==> flow/design.v <==
module flip_flop(output reg Q, output Q_n, input D, input Clr, Clk, Enable, input CE);
	assign Q_n = ~Q;
	always @ (posedge Clk, negedge Clr)
		 if(!Clr) Q <= 1'b0;
		 else if(CE & Enable) Q <= D;
endmodule
module flip_flop_t(output reg Q, output Q_n, input T, input Clr, Clk, Enable, input CE, Rst_n);
	assign Q_n = ~Q;
	always @ (posedge Clk, negedge Rst_n)
		 if(!Rst_n) Q <= 1'b0;
		 else if(!Clr) Q <= 1'b0;
		 else if(CE & Enable & T) Q <= ~Q;
		 else Q <= Q;
endmodule
module register_2bits(output reg [1:0] Q, output [1:0] Q_n, input [1:0] D, input Clr, Clk, Enable, input CE, Rst_n);
	assign Q_n = ~Q;
	always @ (posedge Clk, negedge Rst_n)
		 if(!Rst_n) Q <= 2'b00;
		 else if(!Clr) Q <= 2'b00;
		 else if(CE & Enable) Q <= D;
endmodule
module register_13bits(output reg [12:0] Q, output [12:0] Q_n, input [12:0] D, input Clr, Clk, Enable, input CE, Rst_n);
	assign Q_n = ~Q;
	always @ (posedge Clk, negedge Rst_n)
		 if(!Rst_n) Q <= 13'b0000000000000;
		 else if(!Clr) Q <= 13'b0000000000000;
		 else if(CE & Enable) Q <= D;
endmodule
module counter_0_1(output reg COUNT, input IN_0, input LD, Up, Clr, Clk, Enable, input CE, Rst_n);
	always @ (posedge Clk, negedge Rst_n)
		if (~Rst_n) COUNT <= 1'b0;
		else if (~Clr) COUNT <= 1'b0;
		else if (CE & LD & Enable) begin
			COUNT <= IN_0;
		end
		else if (CE & Up & Enable) begin
			COUNT <= COUNT + 1'b1;
		end
endmodule
module counter_0_2(output reg [1:0] COUNT, input IN_1, IN_0, input LD, Up, Clr, Clk, Enable, input CE, Rst_n);
	always @ (posedge Clk, negedge Rst_n)
		if (~Rst_n) COUNT <= 2'b00;
		else if (~Clr) COUNT <= 2'b00;
		else if (CE & LD & Enable) begin
			COUNT[0] <= IN_0;
			COUNT[1] <= IN_1;
		end
		else if (CE & Up & Enable) begin
			if(COUNT==2'b10) COUNT <= 2'b00;
			else COUNT <= COUNT + 2'b01;
		end
endmodule
module counter_0_3(output reg [1:0] COUNT, input IN_1, IN_0, input LD, Up, Clr, Clk, Enable, input CE, Rst_n);
	always @ (posedge Clk, negedge Rst_n)
		if (~Rst_n) COUNT <= 2'b00;
		else if (~Clr) COUNT <= 2'b00;
		else if (CE & LD & Enable) begin
			COUNT[0] <= IN_0;
			COUNT[1] <= IN_1;
		end
		else if (CE & Up & Enable) begin
			if(COUNT==2'b11) COUNT <= 2'b00;
			else COUNT <= COUNT + 2'b01;
		end
endmodule
module counter_0_3_display(output reg [1:0] COUNT, input IN_1, IN_0, input LD, Up, Clr, Clk, Enable, input CE, Rst_n);
	always @ (posedge Clk, negedge Rst_n)
		if (~Rst_n) COUNT <= 2'b00;
		else if (~Clr) COUNT <= 2'b00;
		else if (CE & LD & Enable) begin
			COUNT[0] <= IN_0;
			COUNT[1] <= IN_1;
		end
		else if (CE & Up & Enable) begin
			if(COUNT==2'b11) COUNT <= 2'b00;
			else COUNT <= COUNT + 2'b01;
		end
endmodule
module counter_0_5(output reg [2:0] COUNT, input IN_2, IN_1, IN_0, input LD, Up, Clr, Clk, Enable, input CE, Rst_n);
	always @ (posedge Clk, negedge Rst_n)
		if (~Rst_n) COUNT <= 3'b000;
		else if (~Clr) COUNT <= 3'b000;
		else if (CE & LD & Enable) begin
			COUNT[0] <= IN_0;
			COUNT[1] <= IN_1;
			COUNT[2] <= IN_2;
		end
		else if (CE & Up & Enable) begin
			if(COUNT==3'b101) COUNT <= 3'b000;
			else COUNT <= COUNT + 3'b001;
		end
endmodule
module counter_0_6(output reg [2:0] COUNT, input IN_2, IN_1, IN_0, input LD, Up, Clr, Clk, Enable, input CE, Rst_n);
	always @ (posedge Clk, negedge Rst_n)
		if (~Rst_n) COUNT <= 3'b000;
		else if (~Clr) COUNT <= 3'b000;
		else if (CE & LD & Enable) begin
			COUNT[0] <= IN_0;
			COUNT[1] <= IN_1;
			COUNT[2] <= IN_2;
		end
		else if (CE & Up & Enable) begin
			if(COUNT==3'b110) COUNT <= 3'b000;
			else COUNT <= COUNT + 3'b001;
		end
endmodule
module counter_0_9(output reg [3:0] COUNT, input IN_3, IN_2, IN_1, IN_0, input LD, Up, Clr, Clk, Enable, input CE, Rst_n);
	always @ (posedge Clk, negedge Rst_n)
		if (~Rst_n) COUNT <= 4'b0000;
		else if (~Clr) COUNT <= 4'b0000;
		else if (CE & LD & Enable) begin
			COUNT[0] <= IN_0;
			COUNT[1] <= IN_1;
			COUNT[2] <= IN_2;
			COUNT[3] <= IN_3;
		end
		else if (CE & Up & Enable) begin
			if(COUNT==4'b1001) COUNT <= 4'b0000;
			else COUNT <= COUNT + 4'b0001;
		end
endmodule
module counter_0_23(output reg [4:0] COUNT, input IN_4, IN_3, IN_2, IN_1, IN_0, input LD, Up, Clr, Clk, Enable, input CE, Rst_n);
	always @ (posedge Clk, negedge Rst_n)
		if (~Rst_n) COUNT <= 5'b00000;
		else if (~Clr) COUNT <= 5'b00000;
		else if (CE & LD & Enable) begin
			COUNT[0] <= IN_0;
			COUNT[1] <= IN_1;
			COUNT[2] <= IN_2;
			COUNT[3] <= IN_3;
			COUNT[4] <= IN_4;
		end
		else if (CE & Up & Enable) begin
			if(COUNT==5'b10111) COUNT <= 5'b00000;
			else COUNT <= COUNT + 5'b00001;
		end
endmodule
module counter_16bits(output reg [15:0] COUNT, input Clr, Clk, CE, Rst_n);
	always @ (posedge Clk, negedge Rst_n)
		if (~Rst_n) COUNT <= 16'b0000000000000000;
		else if (~Clr) COUNT <= 16'b0000000000000000;
		else if (CE) COUNT <= COUNT + 16'b0000000000000001;
endmodule
module frequency_converter(output Y,input clock,input reset);
	reg elapsed;
	reg [25:0] state;
	always @(posedge clock, negedge reset)
		if (reset == 0) state <= 0;
		else if (state == 7) state <= 0;
		else state <= state + 1;
	always @(state)
		if (state == 7) elapsed = 1;
		else elapsed = 0;
	assign Y = elapsed;
endmodule
module frequency_converter_display(output Y,input clock,input reset, input CE);
	reg elapsed;
	reg [25:0] state;
	always @(posedge clock, negedge reset)
		if (reset == 0) state <= 0;
		else if (~CE) state <= state;
		else if (state == 250) state <= 0;
		else state <= state + 1;
	always @(state)
		if (state == 250) elapsed = 1;
		else elapsed = 0;
	assign Y = elapsed;
endmodule
module decoder_4bits(output reg [3:0] Y, input [1:0] S, input enable);
	always @ (S, enable)
		begin		
			if(enable)
				case(S)
					2'b00: Y = 4'b0001;
					2'b01: Y = 4'b0010;
					2'b10: Y = 4'b0100;
					2'b11: Y = 4'b1000;
				endcase
			else
				Y = 4'b0000;
		end
endmodule
module decoder_8bits(output reg [7:0] Y, input [2:0] S, input enable);
	always @ (S, enable)
		begin		
			if(enable)
				case(S)
					3'b000: Y = 8'b00000001;
					3'b001: Y = 8'b00000010;
					3'b010: Y = 8'b00000100;
					3'b011: Y = 8'b00001000;
					3'b100: Y = 8'b00010000;
					3'b101: Y = 8'b00100000;
					3'b110: Y = 8'b01000000;
					3'b111: Y = 8'b10000000;
				endcase
			else
				Y = 8'b00000000;
		end
endmodule
module hour_decoder(output reg A, AM_PM, output reg [3:0] B, input [4:0] H);
	always @ (H)
		begin
			A <= (~H[4] & ~H[3] & ~H[2] & ~H[1] & ~H[0]) | (H[3] & ~H[2] & H[1]) | (H[4] & H[2] & H[1]) | (H[3] & H[2] & ~H[1] & ~H[0]);
			B[3] <= (H[3] & ~H[2] & ~H[1]) | (H[4] & H[2] & ~H[1]);
			B[2] <= (H[4] & ~H[2]) | (~H[4] & ~H[3] & H[2]);
			B[1] <= (~H[4] & ~H[3] & ~H[2] & ~H[1] & ~H[0]) | (~H[3] & ~H[2] & H[1]) | (~H[4] & H[2] & H[1]) + (H[3] & H[2] & ~H[1] & ~H[0]);
			B[0] <= H[0];
			AM_PM <= (~H[4] & ~H[3]) | (~H[4] & ~H[2]);
		end
endmodule
module segment_7_dec (output reg [6:0] display, input [3:0] bcd, input enable);
always @* begin
	if(enable) begin
  		case(bcd)
  		4'b0000: display = 7'b1111110;
  		4'b0001: display = 7'b0110000;
  		4'b0010: display = 7'b1101101;
  		4'b0011: display = 7'b1111001;
  		4'b0100: display = 7'b0110011;
  		4'b0101: display = 7'b1011011;
  		4'b0110: display = 7'b1011111;
  		4'b0111: display = 7'b1110000;
  		4'b1000: display = 7'b1111111;
  		4'b1001: display = 7'b1111011;
  		4'b1010: display = 7'b1110111;
  		4'b1011: display = 7'b0011111;
  		4'b1100: display = 7'b1001110;
  		4'b1101: display = 7'b0111101;
  		4'b1110: display = 7'b1001111;
  		4'b1111: display = 7'b1000111;
  		default: display = 7'b0000000; 
  		endcase
  	end
  	else display = 7'b0000000;
end
endmodule
module mux_2x1_12bits(output reg [11:0] Y, input S, input [11:0] I1, I0);
	always @ (S, I1, I0)
		if(S) Y = I1;
		else Y = I0;
endmodule
module mux_2x1_13bits(output reg [12:0] Y, input S, input [12:0] I1, I0);
	always @ (S, I1, I0)
		if(S) Y = I1;
		else Y = I0;
endmodule
module mux_2x1_16bits(output reg [15:0] Y, input S, input [15:0] I1, I0);
	always @ (S, I1, I0)
		if(S) Y = I1;
		else Y = I0;
endmodule
module mux_4x1_7bits(output reg[6:0] Y, input[1:0] S, input[6:0] I3, I2, I1, I0);
	always @ (S, I3, I2, I1, I0)
		if(S[1] && S[0]) Y = I3;
		else if(S[1]) Y = I2;
		else if(S[0]) Y = I1;
		else Y = I0;
endmodule
module mux_4x1_8bits(output reg[7:0] Y, input[1:0] S, input[7:0] I3, I2, I1, I0);
	always @ (S, I3, I2, I1, I0)
		if(S[1] && S[0]) Y = I3;
		else if(S[1]) Y = I2;
		else if(S[0]) Y = I1;
		else Y = I0;
endmodule
module mux_4x1_13bits(output reg[12:0] Y, input[1:0] S, input[12:0] I3, I2, I1, I0);
	always @ (S, I3, I2, I1, I0)
		if(S[1] && S[0]) Y = I3;
		else if(S[1]) Y = I2;
		else if(S[0]) Y = I1;
		else Y = I0;
endmodule
module mux_8x1_13bits(output [12:0] Y, input [2:0] S, input[12:0] I7, I6, I5, I4, I3, I2, I1, I0);
	wire [1:0] S_2;
	assign S_2[1] = S[1];
	assign S_2[0] = S[0];
	wire [12:0] A1;
	wire [12:0] A2;
	mux_4x1_13bits mux1 (A1, S_2, I3, I2, I1, I0);
	mux_4x1_13bits mux2 (A2, S_2, I7, I6, I5, I4);
	mux_2x1_13bits mux3 (Y, S[2], A2, A1);
endmodule
module comparator_13bits(output reg EQ, input wire [12:0] A, input wire [12:0] B);
	always @* begin
    	if (A==B) begin
        	EQ <= 1'b1;
    	end
      	else begin
        	EQ <= 1'b0;
      	end
    end
endmodule
module comparators_module( output AA, input [2:0] CD, input [12:0] CT, Q_r6, Q_r5, Q_r4, Q_r3, Q_r2, Q_r1, Q_r0);
	wire [12:0] mux_out;
	mux_8x1_13bits mux1 (mux_out, CD, Q_r6, Q_r6, Q_r5, Q_r4, Q_r3, Q_r2, Q_r1, Q_r0);			
	comparator_13bits comp1 (AA, CT, mux_out);
endmodule
module blinker(output reg B1, output reg [2:0] E, input [1:0] CW, CW1, S, input BLINK);
	always @* begin
		B1 <= (S[1] & S[0]) & ~CW[1];
		E[2] <= (S[1] & BLINK) & ((~S[0]) & CW1[1] & (~CW1[0]) | (S[0] & (~CW[1]) & (~CW[0])));
		E[1] <= (BLINK | (~S[1]) | S[0] | CW1[1] | (~CW1[0])) & (BLINK | (~S[1]) | (~S[0]) | CW[1] | (~CW[0])) & (BLINK + (~S[1]) | (~S[0]) | (~CW[1]) | (~CW[0]));
		E[0] <= (BLINK | (~S[1]) | S[0] | CW1[1] | (CW1[0])) & ((~S[1]) | (~S[0]) | CW[1] | (~CW[0])) &  ((~S[1]) | (~S[0]) | CW[1] | CW[0]) & (BLINK + (~S[1]) | (~S[0]) | (~CW[1]) | CW[0]);
	end
endmodule
module control_unit_1(output reg LD_DAY_TIME, LD_O_F, SS0, INCR, UPC, Clear, SS1, Load, Clear_St, Load_SS, input Next, SetTime, Up, SetAlarm, Count, SetDay, AlarmSet, Clk, Reset, CE);
	wire A, A_neg, B, B_neg, C, C_neg, D, D_neg;
	supply1 Vcc;
	reg Da, Db, Dc, Dd;
	flip_flop flipflopA (A, A_neg, Da, Reset, Clk, Vcc, CE);
	flip_flop flipflopB (B, B_neg, Db, Reset, Clk, Vcc, CE);
	flip_flop flipflopC (C, C_neg, Dc, Reset, Clk, Vcc, CE);
	flip_flop flipflopD (D, D_neg, Dd, Reset, Clk, Vcc, CE);
	always @* begin
		Da <= (A_neg & B_neg & D) | (~Next & ~Count & A_neg & C & D_neg) | ((A & B & C_neg) & (Up | (~Up & AlarmSet & SetDay)) | (SetAlarm & A & B & D) | (A & B & C_neg & D) | (Up & A_neg & B & C_neg & D_neg));
		Db = (A_neg & ((~SetTime) | B | D_neg)) | (A & (B_neg | (C_neg & ( Up | ((~Up)&(~AlarmSet)) | ((~Up)& (~SetDay) & AlarmSet) | D))));
		Dc <= (A_neg & C_neg & Next) | ((A_neg & C)&(Next | (~Next) & (~Count))) | (A_neg & B_neg & D) | (A_neg & C & D);
		Dd <= (A_neg & B_neg & D) | (A_neg & B & C_neg & Next) | (A & B & C) | (A_neg & B & C_neg & D_neg);
		SS0 <= A & B_neg & C_neg & D;
		SS1 <= (A & B_neg & D) | (A_neg & B_neg & C_neg & D_neg);
		INCR <= A & B & C_neg & D;
		Clear <= A_neg & B_neg & C_neg & D_neg;
		UPC <= A_neg & B & C & D;
		Load <= A & B & C & D_neg;
		LD_DAY_TIME <= A & B_neg & C & D;
		Clear_St <= A & B & C & D;
		Load_SS <= (A_neg & B_neg & C_neg & D_neg) | (A_neg & B_neg & C_neg & D) | (A & B_neg & D);
		LD_O_F <= A & B_neg & C_neg;
	end
endmodule
module control_unit_2(output reg EN_SNZ, EN_STOP, Sound, input C0, CS0, AA, Snooze, Stop, Mute, Clk, Reset, CE);
	wire A, A_neg, B, B_neg, C, C_neg;
	supply1 Vcc;
	reg Da, Db, Dc;
	flip_flop flipflopA (A, A_neg, Da, Reset, Clk, Vcc, CE);
	flip_flop flipflopB (B, B_neg, Db, Reset, Clk, Vcc, CE);
	flip_flop flipflopC (C, C_neg, Dc, Reset, Clk, Vcc, CE);
	always @* begin
		Da <= (~Stop & C) | (Snooze & A & B) | (~CS0 & A & B_neg) | (A & C);
		Db <= (~C0 & A_neg & B) | (A_neg & C);
		Dc <= (~Mute & AA & A_neg & B_neg & C_neg) | (CS0 & A & C_neg) | (A & B);
		Sound <= (A_neg & B_neg & C) | (A & B & C_neg);
		EN_SNZ <= A & B_neg & C;
		EN_STOP <= A_neg & B_neg & C;
	end
endmodule
module circuit(output [1:0] CW1, CW, S, output reg AlarmSet, SetDay, CS0, C0, LD_R, LD_CT, LD_TIME, Count, TOF, ID, IH, IM , input Load, CClr, UPC, SS0, SS1, Load_SS, INCR, EN_SNZ, EN_STOP, Clk, CE, Rst_n);
	supply1 Vcc;
	supply0 Gnd;
	wire [1:0] S_neg;
	wire [15:0] clock_out;
	wire [15:0] clock_out_2;
	wire and_out_1;
	wire and_out_2;
	and (and_out_1, clock_out[15],clock_out[14],clock_out[13],~clock_out[12],clock_out[11],~clock_out[10],clock_out[9],~clock_out[8],~clock_out[7],clock_out[6],clock_out[5],~clock_out[4], ~clock_out[3], ~clock_out[2], ~clock_out[1], ~clock_out[0]);
	and (and_out_2, clock_out_2[9], clock_out_2[8], clock_out_2[7], clock_out_2[6], clock_out_2[5], (~clock_out_2[4]), clock_out_2[3], (~clock_out_2[2]), (~clock_out_2[1]), (~clock_out_2[0]));
	wire [1:0] reg_out;
	register_2bits reg_SS (reg_out, S_neg, {SS1,SS0}, Vcc, Clk , Load_SS, CE, Rst_n);	
	assign S = reg_out;
	counter_0_3 counter_SA (CW, Gnd, Gnd, Gnd, Vcc, (~CClr), Clk, (UPC & S[1] & S[0]), CE, Rst_n);
	counter_0_2 counter_ST (CW1, Gnd, Gnd, Gnd, Vcc, (~CClr), Clk, (UPC & S[1] & (~S[0])), CE, Rst_n);
	counter_16bits counter_snz (clock_out, (~(EN_SNZ | CClr)) , Clk, CE, Rst_n);
	counter_16bits counter_stop (clock_out_2, (~(EN_STOP | CClr)), Clk, CE, Rst_n);
	always @* begin
		CS0 <= clock_out[10];
		C0 <= clock_out_2[9];
		SetDay <= S[1] & S[0] & ~CW[1] & ~CW[0];
		TOF <= S[1] & S[0] & ~CW[1] & CW[0] & INCR;
		ID <= (S[1] & INCR) & ((~S[0] & CW1[1] & ~CW1[0]) | (S[0] & ~CW[1] & ~CW[0]));
		IH <= (S[1] & INCR) & ((~S[0] & ~CW1[1] & CW1[0]) | (S[0] & CW[1] & CW[0]));
		IM <= (S[1] & INCR) & ((~S[0] & ~CW1[1] & ~CW1[0]) | (S[0] & CW[1] & ~CW[0]));
		Count <= (CW1[1] | CW1[0] | CW[1] | CW[0]);
		LD_R <= (S[1] & S[0] & Load);
		LD_CT <= (S[1] & ~S[0] & Load);
		AlarmSet <= (S[1] & S[0]);
		LD_TIME <= (S[1] & S[0] & UPC & ~CW[1] & CW[0]);
	end
endmodule
module registers_module(output [12:0] Q_r6, Q_r5, Q_r4, Q_r3, Q_r2, Q_r1, Q_r0, input [2:0] STO, input [12:0] data, input Clr, Clk, LD_R, input CE, Rst_n);
		supply1 Vcc;
		wire [7:0] RE;
		decoder_8bits decoder (RE, STO, Vcc);
		wire [12:0] Q_nr0;
		register_13bits r0 (Q_r0, Q_nr0, data, ~Clr, Clk, LD_R & RE[0], CE, Rst_n);
		wire [12:0] Q_nr1;
		register_13bits r1 (Q_r1, Q_nr1, data, ~Clr, Clk, LD_R & RE[1], CE, Rst_n);
		wire [12:0] Q_nr2;
		register_13bits r2 (Q_r2, Q_nr2, data, ~Clr, Clk, LD_R & RE[2], CE, Rst_n);
		wire [12:0] Q_nr3;
		register_13bits r3 (Q_r3, Q_nr3, data, ~Clr, Clk, LD_R & RE[3], CE, Rst_n);
		wire [12:0] Q_nr4;
		register_13bits r4 (Q_r4, Q_nr4, data, ~Clr, Clk, LD_R & RE[4], CE, Rst_n);
		wire [12:0] Q_nr5;
		register_13bits r5 (Q_r5, Q_nr5, data, ~Clr, Clk, LD_R & RE[5], CE, Rst_n);
		wire [12:0] Q_nr6;
		register_13bits r6 (Q_r6, Q_nr6, data, ~Clr, Clk, LD_R & RE[6], CE, Rst_n);
endmodule
module current_time_module(output [14:0] CTO, input [14:0] CTI, input LD_CT, Clr_CT, Clk, EN_CT, input CE, Rst_n);
	supply1 Vcc;
	wire [15:0] clock_out;
	wire and_out_1;
	and (and_out_1, clock_out[9], clock_out[8], clock_out[7], clock_out[6], clock_out[5], (~clock_out[4]), clock_out[3], (~clock_out[2]), (~clock_out[1]), (~clock_out[0]));
	wire and_out_1_temp;
	and (and_out_1_temp, clock_out[9], clock_out[8], clock_out[7], clock_out[6], clock_out[5], (~clock_out[4]), ~clock_out[3], clock_out[2], clock_out[1], clock_out[0]);
	wire count_16_clr;
	or(count_16_clr, LD_CT, Clr_CT, and_out_1);
	counter_16bits clock (clock_out, ~count_16_clr, Clk, CE, Rst_n);
	wire or_clk_1;
	or (or_clk_1, and_out_1_temp, LD_CT);
	wire [3:0] min_out_1;
	counter_0_9 min_1 (min_out_1, CTI[3], CTI[2], CTI[1], CTI[0], LD_CT, Vcc, ~Clr_CT, Clk, or_clk_1, CE, Rst_n);
	wire and_out_2;
	wire min_out_1_neg_3, min_out_1_neg_2, min_out_1_neg_1, min_out_1_neg_0;
	not (min_out_1_neg_3, min_out_1[3]);
	not (min_out_1_neg_2, min_out_1[2]);
	not (min_out_1_neg_1, min_out_1[1]);
	not (min_out_1_neg_0, min_out_1[0]);
	and (and_out_2, min_out_1[3], min_out_1_neg_2, min_out_1_neg_1, min_out_1[0], and_out_1_temp);
	wire or_clk_2;
	or (or_clk_2, and_out_2, LD_CT);
	wire [2:0] min_out_2;
	counter_0_5 min_2 (min_out_2, CTI[6], CTI[5], CTI[4], LD_CT, Vcc, ~Clr_CT, Clk, or_clk_2, CE, Rst_n);
	wire and_out_3;
	wire min_out_2_neg_2, min_out_2_neg_1, min_out_2_neg_0;
	not (min_out_2_neg_2, min_out_2[2]);
	not (min_out_2_neg_1, min_out_2[1]);
	not (min_out_2_neg_0, min_out_2[0]);
	and (and_out_3, min_out_2[2], min_out_2_neg_1, min_out_2[0], and_out_2);
	wire or_clk_3;
	or (or_clk_3, and_out_3, LD_CT);
	wire [4:0] hour_out;
	counter_0_23 hour (hour_out, CTI[11], CTI[10], CTI[9], CTI[8], CTI[7], LD_CT, Vcc, ~Clr_CT, Clk, or_clk_3, CE, Rst_n);
	wire and_out_4;
	wire hour_out_neg_4, hour_out_neg_3, hour_out_neg_2, hour_out_neg_1, hour_out_neg_0;
	not (hour_out_neg_4, hour_out[4]);
	not (hour_out_neg_3, hour_out[3]);
	not (hour_out_neg_2, hour_out[2]);
	not (hour_out_neg_1, hour_out[1]);
	not (hour_out_neg_0, hour_out[0]);
	and (and_out_4, hour_out[4], hour_out_neg_3,hour_out[2], hour_out[1], hour_out[0], and_out_3);
	wire or_clk_4;
	or (or_clk_4, and_out_4, LD_CT);
	wire [2:0] days_out;
	counter_0_6 days (days_out, CTI[14], CTI[13], CTI[12], LD_CT, Vcc, ~Clr_CT, Clk, or_clk_4, CE, Rst_n);
	assign CTO[0] = min_out_1[0];
	assign CTO[1] = min_out_1[1];
	assign CTO[2] = min_out_1[2];
	assign CTO[3] = min_out_1[3];
	assign CTO[4] = min_out_2[0];
	assign CTO[5] = min_out_2[1];
	assign CTO[6] = min_out_2[2];
	assign CTO[7] = hour_out[0];
	assign CTO[8] = hour_out[1];
	assign CTO[9] = hour_out[2];
	assign CTO[10] = hour_out[3];
	assign CTO[11] = hour_out[4];
	assign CTO[12] = days_out[0];
	assign CTO[13] = days_out[1];
	assign CTO[14] = days_out[2];	
endmodule
module set_time_module(output [15:0] STO, input [14:0] CTI, input [12:0] Q_r6, Q_r5, Q_r4, Q_r3, Q_r2, Q_r1, Q_r0, input CLEAR, TOF, S0, LD_ID, CLEAR_ST, LD_DAY, LD_TIME, EN_ST, IH, IM, LD_O_F, Clk, input CE, Rst_n);
	wire [12:0] mux_out;
	mux_8x1_13bits mux1 (mux_out, STO[14:12], Q_r6, Q_r6, Q_r5, Q_r4, Q_r3, Q_r2, Q_r1, Q_r0);
	wire [11:0] mux_2_out;
	mux_2x1_12bits mux2 (mux_2_out, S0, mux_out[11:0], CTI[11:0]);
	supply1 Vcc;
	wire on_off_out;
	counter_0_1 counter_on_off(on_off_out, mux_out[12],  LD_O_F, Vcc, (~CLEAR), Clk, (LD_O_F | TOF), CE, Rst_n);
	assign STO[15] = on_off_out;
	wire or_t_d;
	or (or_t_d, LD_TIME, LD_DAY);
	wire or_clear_clr_st;
	or (or_clear_clr_st, CLEAR, CLEAR_ST);
	wire or_clk_1;
	or (or_clk_1, or_t_d, IM);
	wire [3:0] min_out_1;
	counter_0_9 min_1 (min_out_1, mux_2_out[3], mux_2_out[2], mux_2_out[1], mux_2_out[0], or_t_d, Vcc, (~or_clear_clr_st), Clk, or_clk_1, CE, Rst_n);
	assign STO[3:0] = min_out_1[3:0];
	wire and_out_2;
	wire min_out_1_neg_3, min_out_1_neg_2, min_out_1_neg_1, min_out_1_neg_0;
	not (min_out_1_neg_3, min_out_1[3]);
	not (min_out_1_neg_2, min_out_1[2]);
	not (min_out_1_neg_1, min_out_1[1]);
	not (min_out_1_neg_0, min_out_1[0]);
	and (and_out_2, min_out_1[3], min_out_1_neg_2, min_out_1_neg_1, min_out_1[0], IM);
	wire or_clk_2;
	or (or_clk_2, or_t_d, and_out_2);
	wire [2:0] min_out_2;
	counter_0_5 min_2 (min_out_2, mux_2_out[6], mux_2_out[5], mux_2_out[4], or_t_d, Vcc, (~or_clear_clr_st), Clk, or_clk_2, CE, Rst_n);
	assign STO[6:4] = min_out_2[2:0];
	wire clock_hour;
	or (clock_hour, or_t_d, IH);
	wire [4:0] hour_out;
	counter_0_23 hour (hour_out, mux_2_out[11], mux_2_out[10], mux_2_out[9], mux_2_out[8], mux_2_out[7], or_t_d, Vcc, (~or_clear_clr_st), Clk, clock_hour, CE, Rst_n);
	assign STO[11:7] = hour_out[4:0];
	wire clock_day;
	or (clock_day, LD_ID, LD_DAY);
	wire [2:0] days_out;
	counter_0_6 days (days_out, CTI[14], CTI[13], CTI[12], LD_DAY, Vcc,  (~or_clear_clr_st), Clk, clock_day, CE, Rst_n);
	assign STO[14:12] = days_out[2:0];
endmodule
module display_module(output [6:0] out3, out2, out1, out0, days, output AM, PM, DBlink, input [1:0] S, CW, CW1, input [14:0] CT, input [15:0] ST,  input Clr, Clk, CE, Rst_n);
	supply1 Vcc;
	wire conv_out;
	frequency_converter_display conv (conv_out, Clk, Rst_n, CE);
	wire BLINK, toogle_out_neg;
	flip_flop_t toggle(BLINK, toogle_out_neg, conv_out, (~Clr), Clk, Vcc, CE, Rst_n);
	wire B1;
	wire [2:0] E;
	blinker blink(B1, E, CW, CW1, S, BLINK);
	assign DBlink = E[2];
	wire [15:0] mux_out;
	mux_2x1_16bits mux1 (mux_out, S[1], ST, {CT[14],CT});		
	wire [7:0] DEC_OUT;
	decoder_8bits decoder (DEC_OUT, mux_out[14:12], Vcc);
	assign days = DEC_OUT[6:0];	
	wire A, AM_PM;
	wire [3:0] B;
	hour_decoder hour_dec(A, AM_PM, B, mux_out[11:7]);
	assign AM = AM_PM;
	assign PM = ~AM_PM;
	wire [6:0] out_1_temp;
	segment_7_dec segment_7_1 (out_1_temp, {1'b0, mux_out[6:4]}, E[0]);
	assign out1 = out_1_temp;
	wire [6:0] out_0_temp;
	segment_7_dec segment_7_0 (out_0_temp, mux_out[3:0], E[0]);
	assign out0 = out_0_temp;
	wire [7:0] activate, deactivate;
	assign activate = 8'b10101100;
	assign deactivate = 8'b11011110;
	wire [7:0] mux_hours_out;
	mux_4x1_8bits mux_hour (mux_hours_out, {B1, mux_out[15]}, activate, deactivate, {3'b000, A, B[3:0]}, {3'b000, A, B[3:0]});
	wire [6:0] out_3_temp;
	segment_7_dec segment_7_3 (out_3_temp, mux_hours_out[7:4], E[1]);
	assign out3 = out_3_temp;
	wire [6:0] out_2_temp;
	segment_7_dec segment_7_2 (out_2_temp, mux_hours_out[3:0], E[1]);
	assign out2 = out_2_temp;
endmodule
module datapath(output [6:0] display, days, output [3:0] segment, output am, pm, dblink, Sound, Vcc_out, input Next, Up, SetTime, SetAlarm, Snooze, Stop, Mute, Clr, Clk_sys);
	supply1 Vcc;
	supply0 Gnd;
	assign Vcc_out = Vcc;
	wire Clk, tick;
	assign Clk = Clk_sys;
	frequency_converter conv (tick, Clk_sys, Clr);
	wire [6:0] hours1, hours0, mins1, mins0;
	wire LD_DAY_TIME, LD_O_F, SS0, INCR, UPC, Clear, SS1, Load, Clear_St, Load_SS;
	wire Count, SetDay, AlarmSet;
	control_unit_1 cu1(LD_DAY_TIME, LD_O_F, SS0, INCR, UPC, Clear, SS1, Load, Clear_St, Load_SS, Next, SetTime, Up, SetAlarm, Count, SetDay, AlarmSet, Clk, Clr, tick);
	wire EN_SNZ, EN_STOP;
	wire C0, CS0, AA;
	control_unit_2 cu2(EN_SNZ, EN_STOP, Sound, C0, CS0, AA, Snooze, Stop, Mute, Clk, Clr, tick);
	wire [1:0] CW1, CW, S;
	wire LD_R, LD_CT, LD_TIME, TOF, ID, IH, IM;
	circuit cir (CW1, CW, S, AlarmSet, SetDay, CS0, C0, LD_R, LD_CT, LD_TIME, Count, TOF, ID, IH, IM, Load, Clear, UPC, SS0, SS1, Load_SS, INCR, EN_SNZ, EN_STOP, Clk, tick, Clr);
	wire [12:0] Q_r0, Q_r1, Q_r2, Q_r3, Q_r4, Q_r5, Q_r6;
	wire [15:0] STO;
	registers_module reg_module (Q_r6, Q_r5, Q_r4, Q_r3, Q_r2, Q_r1, Q_r0, STO[14:12], {STO[15], STO[11:0]}, Clear, Clk, LD_R, tick, Clr);	
	wire [14:0] CTO;
	comparators_module comp_module (AA, CTO[14:12], {1'b1,CTO[11:0]} , Q_r6, Q_r5, Q_r4, Q_r3, Q_r2, Q_r1, Q_r0);
	current_time_module ct_module (CTO, STO[14:0], LD_CT, Clear, Clk, Vcc, tick, Clr);	
	supply1 EN_ST;
	set_time_module set_time(STO, CTO, Q_r6, Q_r5, Q_r4, Q_r3, Q_r2, Q_r1, Q_r0, Clear, TOF, S[0], ID, Clear_St, LD_DAY_TIME, LD_TIME, EN_ST, IH, IM, LD_O_F, Clk, tick, Clr);
	wire [6:0] days_temp;
	display_module display_mod(hours1, hours0, mins1, mins0, days_temp, am, pm, dblink, S, CW, CW1, CTO, STO, Clear, Clk, tick, Clr);
	assign days[0] =  days_temp[0] & (~dblink);
	assign days[1] =  days_temp[1] & (~dblink);
	assign days[2] =  days_temp[2] & (~dblink);
	assign days[3] =  days_temp[3] & (~dblink);
	assign days[4] =  days_temp[4] & (~dblink);
	assign days[5] =  days_temp[5] & (~dblink);
	assign days[6] =  days_temp[6] & (~dblink);
	wire[1:0] count_out;
	counter_0_3_display counter (count_out, Vcc, Vcc, Gnd, Vcc, Vcc, Clk, Vcc, tick, Clr);
	wire[3:0] dec_out;
	decoder_4bits dec_display(dec_out, count_out, Vcc);
	assign segment = ~dec_out;
	wire[6:0] mux_display_o;
	mux_4x1_7bits mux_display(mux_display_o, count_out, hours1, hours0, mins1, mins0);
	assign display = ~mux_display_o;
endmodule
======== Step by step through the tools: datapath ========
What the tools print for datapath, step after step.
Line numbers count from 1 in the design file above.
Cell names lack the library's common part.
The mark n/a stands for no value.
set-up
  design top .............................. datapath
  clock ................................... Clk_sys
  standard-cell library ................... sky130hd
  corner .................................. tt_025C_1v80

======== Word-level counts ========
Source: Yosys, flattened and elaborated, memories not mapped. Widths are those after wreduce. Registers that Yosys merges into a memory's read port (data or address) are not register bits. Print and check cells do not count. Equal cells are merged and count once.
Yosys's memory passes give these memory sizes; they may raise the number of words (mostly to a power of two), join words into wider ones and drop unused or constant bits.
word-level totals
  flip-flop bits (word level) ............. 238
  bits in latches ......................... 0
  memory bits (writable) .................. 0
  ROM bits ................................ 576
  clocked read ports x word width ......... 0
  memories ................................ 6
  input bits .............................. 9
  output and inout bits ................... 23
  elaborated cells ........................ 610
cells by class
  add/subtract/negate cells ............... 19
  $mul .................................... 0
  div/mod/pow operators ................... 0
  $lt $le $gt $ge ......................... 0
  equal/unequal tests ..................... 16
  shift operators ......................... 0
  mux-type cells .......................... 190
  bitwise operators ....................... 319
  reduce/logical cells .................... 27
memories
  memory           depth  width  read ports  write ports  line  source
  (no name shown)  16     7      1           0            215   case(bcd)
  (no name shown)  16     7      1           0            215
  (no name shown)  16     7      1           0            215
  (no name shown)  16     7      1           0            215
  (no name shown)  8      8      1           0            187   case(S)
  (no name shown)  8      8      1           0            187
operators by type and width
  cell                                     number
  2-to-1 mux 13 bit                        28
  bitwise AND 1 bit                        200
  2-to-1 mux 1 bit                         142
  2-to-1 mux 16 bit                        7
  OR 1 bit                                 75
  adder 26 x 1 -> 26 bit with constant B   2
  2-to-1 mux 26 bit                        2
  2-to-1 mux 7 bit                         7
  adder 16 x 1 -> 16 bit with constant B   3
  inverter 1 bit                           42
  nonzero test 3 bit                       9
  nonzero test 2 bit                       13
  == test 26 x 3 -> 1 bit with constant B  1
  == test 26 x 8 -> 1 bit with constant B  1
  case mux 4 bit (select 4 bit)            1
  2-to-1 mux 8 bit                         2
  == test 13 bit                           1
  adder 3 x 1 -> 3 bit with constant B     4
  == test 3 bit with constant B            4
  2-to-1 mux 12 bit                        1
  adder 5 x 1 -> 5 bit with constant B     2
  == test 5 bit with constant B            2
  == test 2 bit with constant B            4
  adder 4 x 1 -> 4 bit with constant B     2
  == test 4 bit with constant B            2
  inverter 7 bit                           1
  adder 2 x 1 -> 2 bit with constant B     3
  logical AND 1 bit                        4
Not listed: further kinds 5, cells in them 6.

======== Longest topological paths ========
Depth = most cells in a row (Yosys ltp): at word level without a register or memory, in the mapped netlist without a sequential cell, where the memories' decode and read muxes count.
logic depth
  depth after elaboration ................. 17
  ABC_AREA ................................ 1
  gate-level depth with buffers ........... 18

======== After synthesis ========
The flow's flattened synthesis, as Yosys stat reports it; memories are mapped. The netlist is that of the ABC_AREA named above (0 if unset); the other value can give another one.
cells by type
  cell type  number
  dfrtp_1    221
  nand2_1    511
  nand3_1    172
  o21ai_0    168
  inv_1      215
  nor2_1     136
  ha_1       34
  a21oi_1    83
  o21ai_1    72
  xor2_1     34
  o21ai_2    33
  nand4_1    35
  nor3_1     42
  buf_6      18
  buf_2      29
  o22ai_1    17
  o221ai_1   12
  clkbuf_1   22
Not listed: further types 43, cells in them 149.
mapped netlist
  cells in the netlist .................... 2003
  mapped area ............................. 0.0144476 mm^2
  sequential area ......................... 0.0055303 mm^2
  flip-flop cells ......................... 221
  buffers ................................. 76

======== Timing after synthesis ========
Path of least setup slack by OpenSTA after synthesis, without wires, with an ideal clock, recovery checks aside; 20% of the period is set as input and as output delay. Where synthesis merged equal registers, the netlist keeps one of their names.
path after synthesis
  kind .................................... register to output
  start point ............................. register cir.reg_SS.Q[1]
  end point ............................... output port display[1]
  period .................................. 20.0 ns
  output delay ............................ 4.000 ns
  time at the first pin ................... 0.000 ns
  arrival time ............................ 2.187 ns
  data required time ...................... 16.000 ns
  slack ................................... 13.813 ns
  path delay .............................. 2.187 ns
  stages .................................. 13
  buffers on the path ..................... 3
  synthesis period reached ................ 6.187 ns
"path delay" = arrival - input delay + setup time.
At an output port there is no setup time.
"stages" counts driving pins, that of a launching flip-flop among them; a cell with two outputs on the path counts twice.
"synthesis period reached" is the clock period less the worst setup slack; recovery checks do not enter. This is arithmetic on one report: input and output delays are still those of the set period (20% each).
Between the ends stands the longest chain of elaborated cells between them, by number of cells; it is not shown to be the way that was timed. Of several equally long chains one is given.
A line is the first line of the expression or statement that the cell stems from. Yosys adds cells for indexed reads and writes and turns some case tables into memories.
A memory read counts as a cell of the chain, while the word-level depth stops at memories.
At most two assigning lines are given for a register; there are more.
between the ends, after synthesis
  cells stage by stage .................... dfrtp_1 buf_2 buf_2 buf_2 o21ai_0 inv_1 ha_1 or2_1 a21oi_1 o21ai_0 o21ai_0 inv_1 o21ai_1
  length of the longest elaborated chain .. 15
  elaborated cells between the ends (all ways) .. 73
ends and longest elaborated chain, after synthesis
  element                   line  source
  start, declared           15    module register_2bits(output reg [1:0] Q, output [1:0] Q_n, input [1:0] D, input Clr, Clk, Enable, input CE, R ...
  start, assigned           18    if(!Rst_n) Q <= 2'b00;
  start, assigned           19    else if(!Clr) Q <= 2'b00;
  2-to-1 mux 16 bit         250   if(S) Y = I1;
  inverter 1 bit            207   B[1] <= (~H[4] & ~H[3] & ~H[2] & ~H[1] & ~H[0]) | (~H[3] & ~H[2] & H[1]) | (~H[4] & H[2] & H[1]) + (H[3] & H[2 ...
  bitwise AND 1 bit x4      207
  OR 1 bit x2               207
  2-to-1 mux 8 bit          263   else if(S[1]) Y = I2;
  2-to-1 mux 8 bit          262   if(S[1] && S[0]) Y = I3;
  memory read (16 x 7 bit)  215   case(bcd)
  2-to-1 mux 7 bit          214   if(enable) begin
  2-to-1 mux 7 bit          256   else if(S[1]) Y = I2;
  2-to-1 mux 7 bit          255   if(S[1] && S[0]) Y = I3;
  inverter 7 bit            582   assign display = ~mux_display_o;
  end, declared             541   module datapath(output [6:0] display, days, output [3:0] segment, output am, pm, dblink, Sound, Vcc_out, input ...

======== Path in the finished layout ========
Path of least setup slack in the final report of run 2 (OpenROAD, finished layout, wires in). Where an end is a register, its clock arrival counts in the times.
path post-layout
  kind .................................... register to output
  start point ............................. register cir.reg_SS.Q[1]
  end point ............................... output port display[3]
  period .................................. 6.68 ns
  output delay ............................ 1.34 ns
  time at the first pin ................... 0.57 ns
  arrival time ............................ 3.93 ns
  data required time ...................... 5.34 ns
  slack ................................... 1.41 ns
  stages .................................. 18
  buffers on the path ..................... 2
Between the ends stands the longest chain of elaborated cells between them, by number of cells; it is not shown to be the way that was timed. Of several equally long chains one is given.
A memory read counts as a cell of the chain, while the word-level depth stops at memories.
At most two assigning lines are given for a register; there are more.
between the ends, post-layout
  cells stage by stage .................... dfrtp_1 buf_4 nand2_1 o21ai_0 nand2_1 nand2_1 nand4_1 nand3_1 nand2_1 inv_1 ha_1 inv_1 o21ai_0 nand2_1 nand3_1 nand3_1 nand2_1 clkdlybuf4s50_1
  length of the longest elaborated chain .. 15
  elaborated cells between the ends (all ways) .. 73
ends and longest elaborated chain, post-layout
  element                   line  source
  start, declared           15    module register_2bits(output reg [1:0] Q, output [1:0] Q_n, input [1:0] D, input Clr, Clk, Enable, input CE, R ...
  start, assigned           18    if(!Rst_n) Q <= 2'b00;
  start, assigned           19    else if(!Clr) Q <= 2'b00;
  2-to-1 mux 16 bit         250   if(S) Y = I1;
  inverter 1 bit            207   B[1] <= (~H[4] & ~H[3] & ~H[2] & ~H[1] & ~H[0]) | (~H[3] & ~H[2] & H[1]) | (~H[4] & H[2] & H[1]) + (H[3] & H[2 ...
  bitwise AND 1 bit x4      207
  OR 1 bit x2               207
  2-to-1 mux 8 bit          263   else if(S[1]) Y = I2;
  2-to-1 mux 8 bit          262   if(S[1] && S[0]) Y = I3;
  memory read (16 x 7 bit)  215   case(bcd)
  2-to-1 mux 7 bit          214   if(enable) begin
  2-to-1 mux 7 bit          256   else if(S[1]) Y = I2;
  2-to-1 mux 7 bit          255   if(S[1] && S[0]) Y = I3;
  inverter 7 bit            582   assign display = ~mux_display_o;
  end, declared             541   module datapath(output [6:0] display, days, output [3:0] segment, output am, pm, dblink, Sound, Vcc_out, input ...

Hand-over note for datapath

6 stored runs of datapath in the flow (synthesis by Yosys, layout by OpenROAD, sky130hd cells), in arbitrary order. Constraints: input delay and output delay 20% of the set period each, output load 0.01 pF.
"period reached": clock period set for the run, less the worst setup slack. It is reckoned from that one timing run; input and output delays stay at 20% of the period that was set.
By "critical path time" is meant the share of the clock period that the worst setup path is allowed (20% is reserved at inputs, 20% at outputs), minus its slack. Clock arrival times at its registers enter into it.
"power consumption": no workload was simulated; the value follows from the tool's default switching activity.

---- run 1 ----
settings
  ABC_AREA = 1
  CAP_MARGIN = 30
  CELL_PAD_IN_SITES_DETAIL_PLACEMENT = 1
  CELL_PAD_IN_SITES_GLOBAL_PLACEMENT = 2
  CORE_ASPECT_RATIO = 0.89
  CORE_MARGIN = 4
  CORE_UTILIZATION = 57
  CTS_CLUSTER_DIAMETER = 167
  CTS_CLUSTER_SIZE = 37
  GPL_ROUTABILITY_DRIVEN = 0
  HOLD_SLACK_MARGIN = -0.01
  MAX_ROUTING_LAYER = met4
  SETUP_SLACK_MARGIN = 2.17
  SLEW_MARGIN = 15
  period_ns = 14.1
results
  unfinished; error GPL-0301 in placement

---- run 2 ----
settings
  ABC_AREA = 1
  CELL_PAD_IN_SITES_DETAIL_PLACEMENT = 2
  CELL_PAD_IN_SITES_GLOBAL_PLACEMENT = 1
  CTS_CLUSTER_DIAMETER = 46
  CTS_CLUSTER_SIZE = 63
  GPL_ROUTABILITY_DRIVEN = 1
  MAX_ROUTING_LAYER = met4
  MIN_ROUTING_LAYER = met2
  period_ns = 6.68
  CAP_MARGIN = 20
  CORE_MARGIN = 2
  CORE_UTILIZATION = 40
  SLEW_MARGIN = 20
results
  synthesis area .......................... 0.0144476 mm^2
  die footprint ........................... 0.0376554 mm^2
  final design utilization ................ 46.2 %
  lowest setup slack ...................... 1.412 ns
  total negative slack on setup checks .... 0.000 ns
  power consumption ....................... 6.571 mW
  period reached .......................... 5.268 ns
  critical path time ...................... 3.93 ns
  kind of the worst setup path ............ register to output

---- run 3 ----
settings
  ABC_AREA = 1
  CAP_MARGIN = 30
  CELL_PAD_IN_SITES_GLOBAL_PLACEMENT = 1
  CORE_ASPECT_RATIO = 1.39
  CORE_MARGIN = 10
  CORE_UTILIZATION = 57
  CTS_CLUSTER_DIAMETER = 363
  CTS_CLUSTER_SIZE = 37
  GPL_ROUTABILITY_DRIVEN = 0
  HOLD_SLACK_MARGIN = 0.05
  MAX_ROUTING_LAYER = met4
  SETUP_SLACK_MARGIN = 2.17
  SLEW_MARGIN = 15
  period_ns = 14.8
results
  synthesis area .......................... 0.0144476 mm^2
  die footprint ........................... 0.0322008 mm^2
  final design utilization ................ 60.5 %
  lowest setup slack ...................... 8.213 ns
  total negative slack on setup checks .... 0.000 ns
  power consumption ....................... 2.110 mW
  period reached .......................... 6.587 ns
  critical path time ...................... 3.63 ns
  kind of the worst setup path ............ register to output

---- run 4 ----
settings
  CELL_PAD_IN_SITES_GLOBAL_PLACEMENT = 1
  CTS_CLUSTER_SIZE = 70
  GPL_ROUTABILITY_DRIVEN = 0
  period_ns = 20.0
  CAP_MARGIN = 20
  CORE_MARGIN = 2
  CORE_UTILIZATION = 40
  SLEW_MARGIN = 20
results
  synthesis area .......................... 0.0141298 mm^2
  die footprint ........................... 0.0368448 mm^2
  final design utilization ................ 45.3 %
  lowest setup slack ...................... 11.610 ns
  total negative slack on setup checks .... 0.000 ns
  power consumption ....................... 1.765 mW
  period reached .......................... 8.390 ns
  critical path time ...................... 4.39 ns
  kind of the worst setup path ............ register to output

---- run 5 ----
settings
  CELL_PAD_IN_SITES_GLOBAL_PLACEMENT = 1
  CTS_CLUSTER_DIAMETER = 46
  CTS_CLUSTER_SIZE = 70
  GPL_ROUTABILITY_DRIVEN = 1
  MAX_ROUTING_LAYER = met4
  period_ns = 20.0
  CAP_MARGIN = 20
  CORE_MARGIN = 2
  CORE_UTILIZATION = 40
  SLEW_MARGIN = 20
results
  synthesis area .......................... 0.0141298 mm^2
  die footprint ........................... 0.0368448 mm^2
  final design utilization ................ 46.6 %
  lowest setup slack ...................... 11.893 ns
  total negative slack on setup checks .... 0.000 ns
  power consumption ....................... 1.963 mW
  period reached .......................... 8.107 ns
  critical path time ...................... 4.11 ns
  kind of the worst setup path ............ register to output

---- run 6 ----
settings
  ABC_AREA = 1
  CAP_MARGIN = 20
  CORE_ASPECT_RATIO = 1.39
  CORE_MARGIN = 10
  CORE_UTILIZATION = 57
  CTS_CLUSTER_SIZE = 13
  GPL_ROUTABILITY_DRIVEN = 0
  SETUP_SLACK_MARGIN = 2.17
  SLEW_MARGIN = 15
  period_ns = 14.8
results
  synthesis area .......................... 0.0144476 mm^2
  die footprint ........................... 0.0322008 mm^2
  final design utilization ................ 62.8 %
  lowest setup slack ...................... 8.083 ns
  total negative slack on setup checks .... 0.000 ns
  power consumption ....................... 2.440 mW
  period reached .......................... 6.717 ns
  critical path time ...................... 3.76 ns
  kind of the worst setup path ............ register to output

End of note.
